==> flow/design.v <==
`timescale 10ns/1ns
module servo( input clk, input rst, output reg PWM, input [1:0]boton_cambiar_grados );
integer contador;
integer frecuencia;
integer auxContador;
reg C;
always@(posedge clk) begin
if (rst) begin
	PWM<=0;
	contador<=0;
end else begin
PWM<=~boton_cambiar_grados;
	auxContador=auxContador+1;
	if(boton_cambiar_grados==1)
		begin
				contador<= contador +1;                      
				if (contador< 75_000) 
				begin
					PWM <= 1;
				end
				else
				if (contador < 1_900_000)  
				begin
				PWM <= 0;
				end
	end			
	else if(boton_cambiar_grados==2)
		begin
				contador<= contador +1;                      
				if (contador<150_000)  
				begin
					PWM <= 1;
				end
				else
				if (contador < 1_850_000)  
				begin
				PWM <= 0;
				end
	end	
	else if(boton_cambiar_grados==3)
		begin
				contador<= contador +1;                      
				if (contador<240_000)	 
				begin
					PWM <= 1;
				end
				else
				if (contador < 1_800_000)  
				begin
				PWM <= 0;
				end
	end
	if(contador >=2_100_000)  
	begin
		contador <= 0;
	end			
end
end
 endmodule 
module ultrasonido1(input ultra, input clk, input rst, input echo, output reg done, output reg trigger, output reg [15:0] distance);
	parameter divH = 1000; 
	parameter divL = 2000;
	integer countF;
	integer countEcho;
	always @(posedge clk) begin 
		if (rst | ultra) 
		begin 
			countF <= 0;
			trigger <= 0;
		end 
		else 
		begin
			countF <= countF +1;  
			if (countF < divH+1)
				trigger <= 1;
			else
			if (countF < divL+1)
				trigger <= 0;
			else 
				countF <= 0;
		end
	end
	always @(posedge clk) begin
		if (rst) begin
			countEcho <= 0;
			done <= 0;
			distance <= 0;
		end
		else if (echo == 1) begin
			countEcho <= countEcho +1;
			done <= 0;
		end
		else
		begin
			if (echo == 0 & countEcho != 0)	
				distance <= (~countEcho*340)/2000000;
				countEcho <=0;
				done <= 1; 	
		end
	end
endmodule
`timescale 10ns/1ns
 module radar(  input clk, input rst, input echo, input [1:0] boton_cambiar_grados, output done, output trigger,
 output [15:0] distance, output PWM, input ultra);
 servo   servo( .clk (clk), .rst(rst), .PWM(PWM), .boton_cambiar_grados(boton_cambiar_grados));
 ultrasonido1 ultrasonido2( .ultra(ultra), .clk(clk), .rst(rst),  .echo(echo), .done(done), .trigger(trigger),.distance(distance));
 endmodule
# --- Reports on radar ---
# What the tools print for radar, step after step.
# Line numbers count from 1 in the design file above.
# Operators carry their Yosys type and port widths (W data, S select, Z words).
setup:
  top_module: "radar"
  clock_port: "clk"
  library: "sky130hd"
  lib_corner: "tt_025C_1v80"

# --- Word level ---
# Yosys after proc, flatten, opt, wreduce and memory -nomap, before mapping. Memory bits, and registers merged into a memory's read port (data or address), are not among the register bits. Print and check cells are not counted. Equal cells are merged and count once.
bits:
  reg_bits: 115
  in_bits: 6
  out_inout_bits: 19
  word_cells: 52
classes:
  addsub: 3
  mul: 1
  div_mod_pow: 1
  compare: 9
  eq_ne: 3
  mux: 17
  logic: 5
  reduce_logical: 6
ops:
  columns: ["cell", "count"]
  rows:
  - ["$div A32 B22 Y32 const B", 1]
  - ["$mul A32 B8 Y30 const B", 1]
  - ["$mux W32", 5]
  - ["$add A32 B2 Y32 const B", 3]
  - ["$lt A32 B22 Y1 const B", 3]
  - ["$lt A32 B19 Y1 const B", 2]
  - ["$lt A32 B11 Y1 const B", 1]
  - ["$lt A32 B12 Y1 const B", 1]
  - ["$lt A32 B18 Y1 const B", 1]
  - ["$ge A32 B23 Y1 const B", 1]
  - ["$not A32 Y32", 1]
  - ["$reduce_bool A32 Y1", 1]
  - ["$mux W1", 12]
  - ["$eq A2 B2 Y1 const B", 2]
  - ["$reduce_or A2 Y1", 2]
  - ["$reduce_bool A3 Y1", 1]
  - ["$not A1 Y1", 2]
  - ["$eq A2 B1 Y1 const B", 1]
  - ["$reduce_and A2 Y1", 1]
  - ["$reduce_bool A2 Y1", 1]
  - ["$and A1 B1 Y1", 1]
  - ["$or A1 B1 Y1", 1]

# --- Depth ---
# Longest topological path by Yosys (ltp), each cell counted once; first at word level (registers and memories cut), then after technology mapping (sequential cells cut; the memories' decode and read muxes count).
logic_depth:
  word_depth: 6
  abc_area: 0
  depth_mapped: 79
  ltp_nobuf: 65

# --- Netlist ---
# Source: synth_stat.txt of the flow (Yosys; design flattened, memories mapped). It holds for the ABC_AREA given above (unset counts as 0); a run with the other value may have another netlist.
# Totals and module areas in this step are rounded.
by_type:
  columns: ["cell", "count", "area_total_um2"]
  rows:
  - ["sky130_fd_sc_hd__dfxtp_1", 115, 2.3E+03]
  - ["sky130_fd_sc_hd__xnor2_1", 185, 1.62E+03]
  - ["sky130_fd_sc_hd__ha_1", 111, 1.39E+03]
  - ["sky130_fd_sc_hd__nor2_1", 307, 1.15E+03]
  - ["sky130_fd_sc_hd__fa_1", 46, 920.883]
  - ["sky130_fd_sc_hd__xor2_1", 82, 718.189]
  - ["sky130_fd_sc_hd__nand2_1", 187, 701.923]
  - ["sky130_fd_sc_hd__inv_1", 172, 645.619]
  - ["sky130_fd_sc_hd__a21oi_1", 122, 610.586]
  - ["sky130_fd_sc_hd__nand3_1", 114, 570.547]
  - ["sky130_fd_sc_hd__o21ai_0", 93, 465.446]
  - ["sky130_fd_sc_hd__nor3_1", 82, 410.394]
  - ["sky130_fd_sc_hd__nand4_1", 51, 319.056]
  - ["sky130_fd_sc_hd__a211oi_1", 40, 300.288]
  - ["sky130_fd_sc_hd__a31oi_1", 48, 300.288]
  - ["sky130_fd_sc_hd__nor4_1", 47, 294.032]
  - ["sky130_fd_sc_hd__and3_1", 44, 275.264]
  - ["sky130_fd_sc_hd__and2_1", 42, 262.752]
# Other cell types: 125; their cells: 837.
mapped:
  cells: 2725
  mapped_area_um2: 20300
  sequential_area_um2: 2300
  ff_cells: 115
  buffers: 107
# By module: a second synthesis without flattening, with its own total; a netlist apart from the flattened one above.
unflattened:
  cells_unflattened: 2639
  hier_area_um2: 19500
# Rows give one instance, submodules left out.
by_module:
  columns: ["module", "n_inst", "cells", "mod_area_um2", "mod_seq_area_um2"]
  rows:
  - ["ultrasonido1", 1, 2416, 17600, 1640]
  - ["servo", 1, 223, 1870, 661]
  - ["radar", 1, 0, 0.0, 0.0]

# --- Timing after synthesis ---
# Source: OpenSTA report_checks on the synthesized netlist (no wires, ideal clock, input and output delay 20% of the period each), path of least setup slack; recovery checks are left aside. Register names are those of the netlist, which keeps one name where synthesis merged equal registers.
synth_path:
  path_kind: "reg2reg"
  startpoint: "register ultrasonido2.countEcho[10]"
  endpoint: "register ultrasonido2.distance[10]"
  period_ns: 25.0
  setup_time_ns: 0.128
  t_first_pin_ns: 0.000
  arrival_time_ns: 17.149
  required_time_ns: 24.872
  slack_ns: 7.723
  path_delay_ns: 17.277
  path_stages: 71
  path_buffers: 5
  period_less_setup_slack_ns: 17.277
# "path_delay_ns" is the arrival time less input delay plus setup time.
# "path_stages" counts driving pins, that of a launching flip-flop among them; a cell with two outputs on the path counts twice.
# "period_less_setup_slack_ns" is the clock period less the worst setup slack; recovery checks do not enter. This is arithmetic on one report: input and output delays are still those of the set period (20% each).
# Between the ends stands the longest chain of elaborated cells between them, by number of cells; it is not shown to be the way that was timed. Of several equally long chains one is given.
# A line is the first line of the expression or statement that the cell stems from. Yosys adds cells for indexed reads and writes and turns some case tables into memories.
# At most two assigning lines are given for a register; there are more.
synth_via:
  path_cell_list: "sky130_fd_sc_hd__dfxtp_1 > sky130_fd_sc_hd__inv_1 > sky130_fd_sc_hd__ha_1 > sky130_fd_sc_hd__ha_1 > sky130_fd_sc_hd__fa_1 > sky130_fd_sc_hd__inv_1 > sky130_fd_sc_hd__fa_1 > sky130_fd_sc_hd__inv_1 > sky130_fd_sc_hd__ha_1 > sky130_fd_sc_hd__buf_2 > sky130_fd_sc_hd__a21o_1 > sky130_fd_sc_hd__o21bai_1 > sky130_fd_sc_hd__a32o_1 > sky130_fd_sc_hd__o311ai_2 > sky130_fd_sc_hd__nand3_1 > sky130_fd_sc_hd__a311oi_1 > sky130_fd_sc_hd__o32ai_1 > sky130_fd_sc_hd__nor4bb_1 > [35 not listed] > sky130_fd_sc_hd__o41a_1 > sky130_fd_sc_hd__a211o_1 > sky130_fd_sc_hd__a31o_4 > sky130_fd_sc_hd__nand2_4 > sky130_fd_sc_hd__mux2i_1 > sky130_fd_sc_hd__o21a_1 > sky130_fd_sc_hd__nor2_1 > sky130_fd_sc_hd__nor3_1 > sky130_fd_sc_hd__mux2_1 > sky130_fd_sc_hd__nor4b_4 > sky130_fd_sc_hd__and2_1 > sky130_fd_sc_hd__ha_1 > sky130_fd_sc_hd__and3_1 > sky130_fd_sc_hd__a31oi_1 > sky130_fd_sc_hd__xnor2_1 > sky130_fd_sc_hd__nor2_1 > sky130_fd_sc_hd__a21oi_1 > sky130_fd_sc_hd__nor2_1"
  elab_chain_len: 3
  cells_between: 6
  cone_lines: 2
  cone_classes: "1 x mul; 1 x div; 2 x logic; 2 x reduce/logical"
synth_lines:
  columns: ["item", "line_no", "source"]
  rows:
  - ["start, declared", 64, "integer countEcho;"]
  - ["start, assigned", 85, "countEcho <= 0;"]
  - ["start, assigned", 90, "countEcho <= countEcho +1;"]
  - ["$not A32 Y32", 96, "distance <= (~countEcho*340)/2000000;"]
  - ["$mul A32 B8 Y30", 96, null]
  - ["$div A32 B22 Y32", 96, null]
  - ["end, assigned", 87, "distance <= 0;"]
  - ["end, assigned", 96, null]
  - ["end, declared", 60, "module ultrasonido1(input ultra, input clk, input rst, input echo, output reg done, output reg trigger, output ..."]

# --- Path in the finished layout ---
# Path of least setup slack in the final report of record 2 (OpenROAD, finished layout, wires in). Where an end is a register, its clock arrival counts in the times.
layout_path:
  path_kind: "reg2reg"
  startpoint: "register ultrasonido2.countEcho[10]"
  endpoint: "register ultrasonido2.distance[10]"
  period_ns: 23.5
  setup_time_ns: 0.14
  t_first_pin_ns: 0.42
  arrival_time_ns: 21.17
  required_time_ns: 23.78
  slack_ns: 2.61
  path_stages: 68
  path_buffers: 2
# Between the ends stands the longest chain of elaborated cells between them, by number of cells; it is not shown to be the way that was timed. Of several equally long chains one is given.
# At most two assigning lines are given for a register; there are more.
layout_via:
  path_cell_list: "sky130_fd_sc_hd__dfxtp_1 > sky130_fd_sc_hd__inv_1 > sky130_fd_sc_hd__ha_1 > sky130_fd_sc_hd__ha_1 > sky130_fd_sc_hd__fa_1 > sky130_fd_sc_hd__inv_1 > sky130_fd_sc_hd__fa_1 > sky130_fd_sc_hd__inv_1 > sky130_fd_sc_hd__ha_1 > sky130_fd_sc_hd__a21o_1 > sky130_fd_sc_hd__o21bai_1 > sky130_fd_sc_hd__a32o_1 > sky130_fd_sc_hd__o311a_1 > sky130_fd_sc_hd__o21ai_2 > sky130_fd_sc_hd__nand2_4 > sky130_fd_sc_hd__o211ai_1 > sky130_fd_sc_hd__nand3b_1 > sky130_fd_sc_hd__nor4_4 > [32 not listed] > sky130_fd_sc_hd__xnor2_2 > sky130_fd_sc_hd__nand4_2 > sky130_fd_sc_hd__a2111oi_2 > sky130_fd_sc_hd__a211oi_1 > sky130_fd_sc_hd__nor2_1 > sky130_fd_sc_hd__o21a_1 > sky130_fd_sc_hd__nor2_1 > sky130_fd_sc_hd__nor3_1 > sky130_fd_sc_hd__mux2_1 > sky130_fd_sc_hd__nor4b_4 > sky130_fd_sc_hd__and2_1 > sky130_fd_sc_hd__ha_1 > sky130_fd_sc_hd__and3_1 > sky130_fd_sc_hd__a31oi_1 > sky130_fd_sc_hd__xnor2_1 > sky130_fd_sc_hd__nor2_1 > sky130_fd_sc_hd__a21oi_1 > sky130_fd_sc_hd__nor2_1"
  elab_chain_len: 3
  cells_between: 6
  cone_lines: 2
  cone_classes: "1 x mul; 1 x div; 2 x logic; 2 x reduce/logical"
layout_lines:
  columns: ["item", "line_no", "source"]
  rows:
  - ["start, declared", 64, "integer countEcho;"]
  - ["start, assigned", 85, "countEcho <= 0;"]
  - ["start, assigned", 90, "countEcho <= countEcho +1;"]
  - ["$not A32 Y32", 96, "distance <= (~countEcho*340)/2000000;"]
  - ["$mul A32 B8 Y30", 96, null]
  - ["$div A32 B22 Y32", 96, null]
  - ["end, assigned", 87, "distance <= 0;"]
  - ["end, assigned", 96, null]
  - ["end, declared", 60, "module ultrasonido1(input ultra, input clk, input rst, input echo, output reg done, output reg trigger, output ..."]

# Measured results for radar: 4 stored runs of the Yosys and OpenROAD flow on sky130hd. The settings differ; the order carries no meaning. The constraints put input and output delay at 20% of the set period each and load the outputs with 0.01 pF.
# "achieved_period_ns" = clock period - worst setup slack. The figure is calculated, with input and output delays left at 20% of the set period.
# The results are shown rounded.
runs:
  - name: "record 1"
    settings:
      CELL_PAD_IN_SITES_DETAIL_PLACEMENT: 2
      CTS_CLUSTER_DIAMETER: 157
      CTS_CLUSTER_SIZE: 55
      MAX_ROUTING_LAYER: "met4"
      MIN_ROUTING_LAYER: "met2"
      SLEW_MARGIN: 40
      period_ns: 18.8
      CAP_MARGIN: 20
      CORE_MARGIN: 2
      CORE_UTILIZATION: 40
    outcome: "incomplete, routing halted on GRT-0116"
  - name: "record 2"
    settings:
      SETUP_SLACK_MARGIN: 1.35
      period_ns: 23.5
      CAP_MARGIN: 20
      CORE_MARGIN: 2
      CORE_UTILIZATION: 40
      SLEW_MARGIN: 20
    results:
      post_route_stdcell_area_um2: 21900
      hold_worst_slack_ns: 0.455
      ws_setup_ns: 2.61
      final_die_area_um2: 52500
      yosys.chip_area_um2: 20300
      achieved_period_ns: 20.892
      fin_tns_ns: 0.000
  - name: "record 3"
    settings:
      ABC_AREA: 0
      CORE_ASPECT_RATIO: 0.51
      CORE_MARGIN: 7
      CORE_UTILIZATION: 40
      CTS_CLUSTER_DIAMETER: 371
      GPL_TIMING_DRIVEN: 1
      PLACE_DENSITY_LB_ADDON: 0.14
      SLEW_MARGIN: 15
      period_ns: 22.8
      CAP_MARGIN: 20
    results:
      post_route_stdcell_area_um2: 22000
      hold_worst_slack_ns: 0.456
      ws_setup_ns: 0.916
      final_die_area_um2: 57600
      yosys.chip_area_um2: 20300
      achieved_period_ns: 21.884
      fin_tns_ns: 0.000
  - name: "record 4"
    settings:
      ABC_AREA: 1
      CAP_MARGIN: 15
      CELL_PAD_IN_SITES_DETAIL_PLACEMENT: 0
      CELL_PAD_IN_SITES_GLOBAL_PLACEMENT: 3
      CORE_ASPECT_RATIO: 1.69
      CTS_CLUSTER_DIAMETER: 129
      CTS_CLUSTER_SIZE: 55
      GPL_TIMING_DRIVEN: 0
      HOLD_SLACK_MARGIN: 0.09
      MAX_ROUTING_LAYER: "met5"
      MIN_ROUTING_LAYER: "met2"
      PLACE_DENSITY: 0.63
      SETUP_SLACK_MARGIN: 5.0
      SLEW_MARGIN: 10
      TNS_END_PERCENT: 15
      period_ns: 41.3
      CORE_MARGIN: 2
      CORE_UTILIZATION: 40
    outcome: "incomplete, placement halted on GPL-0301"
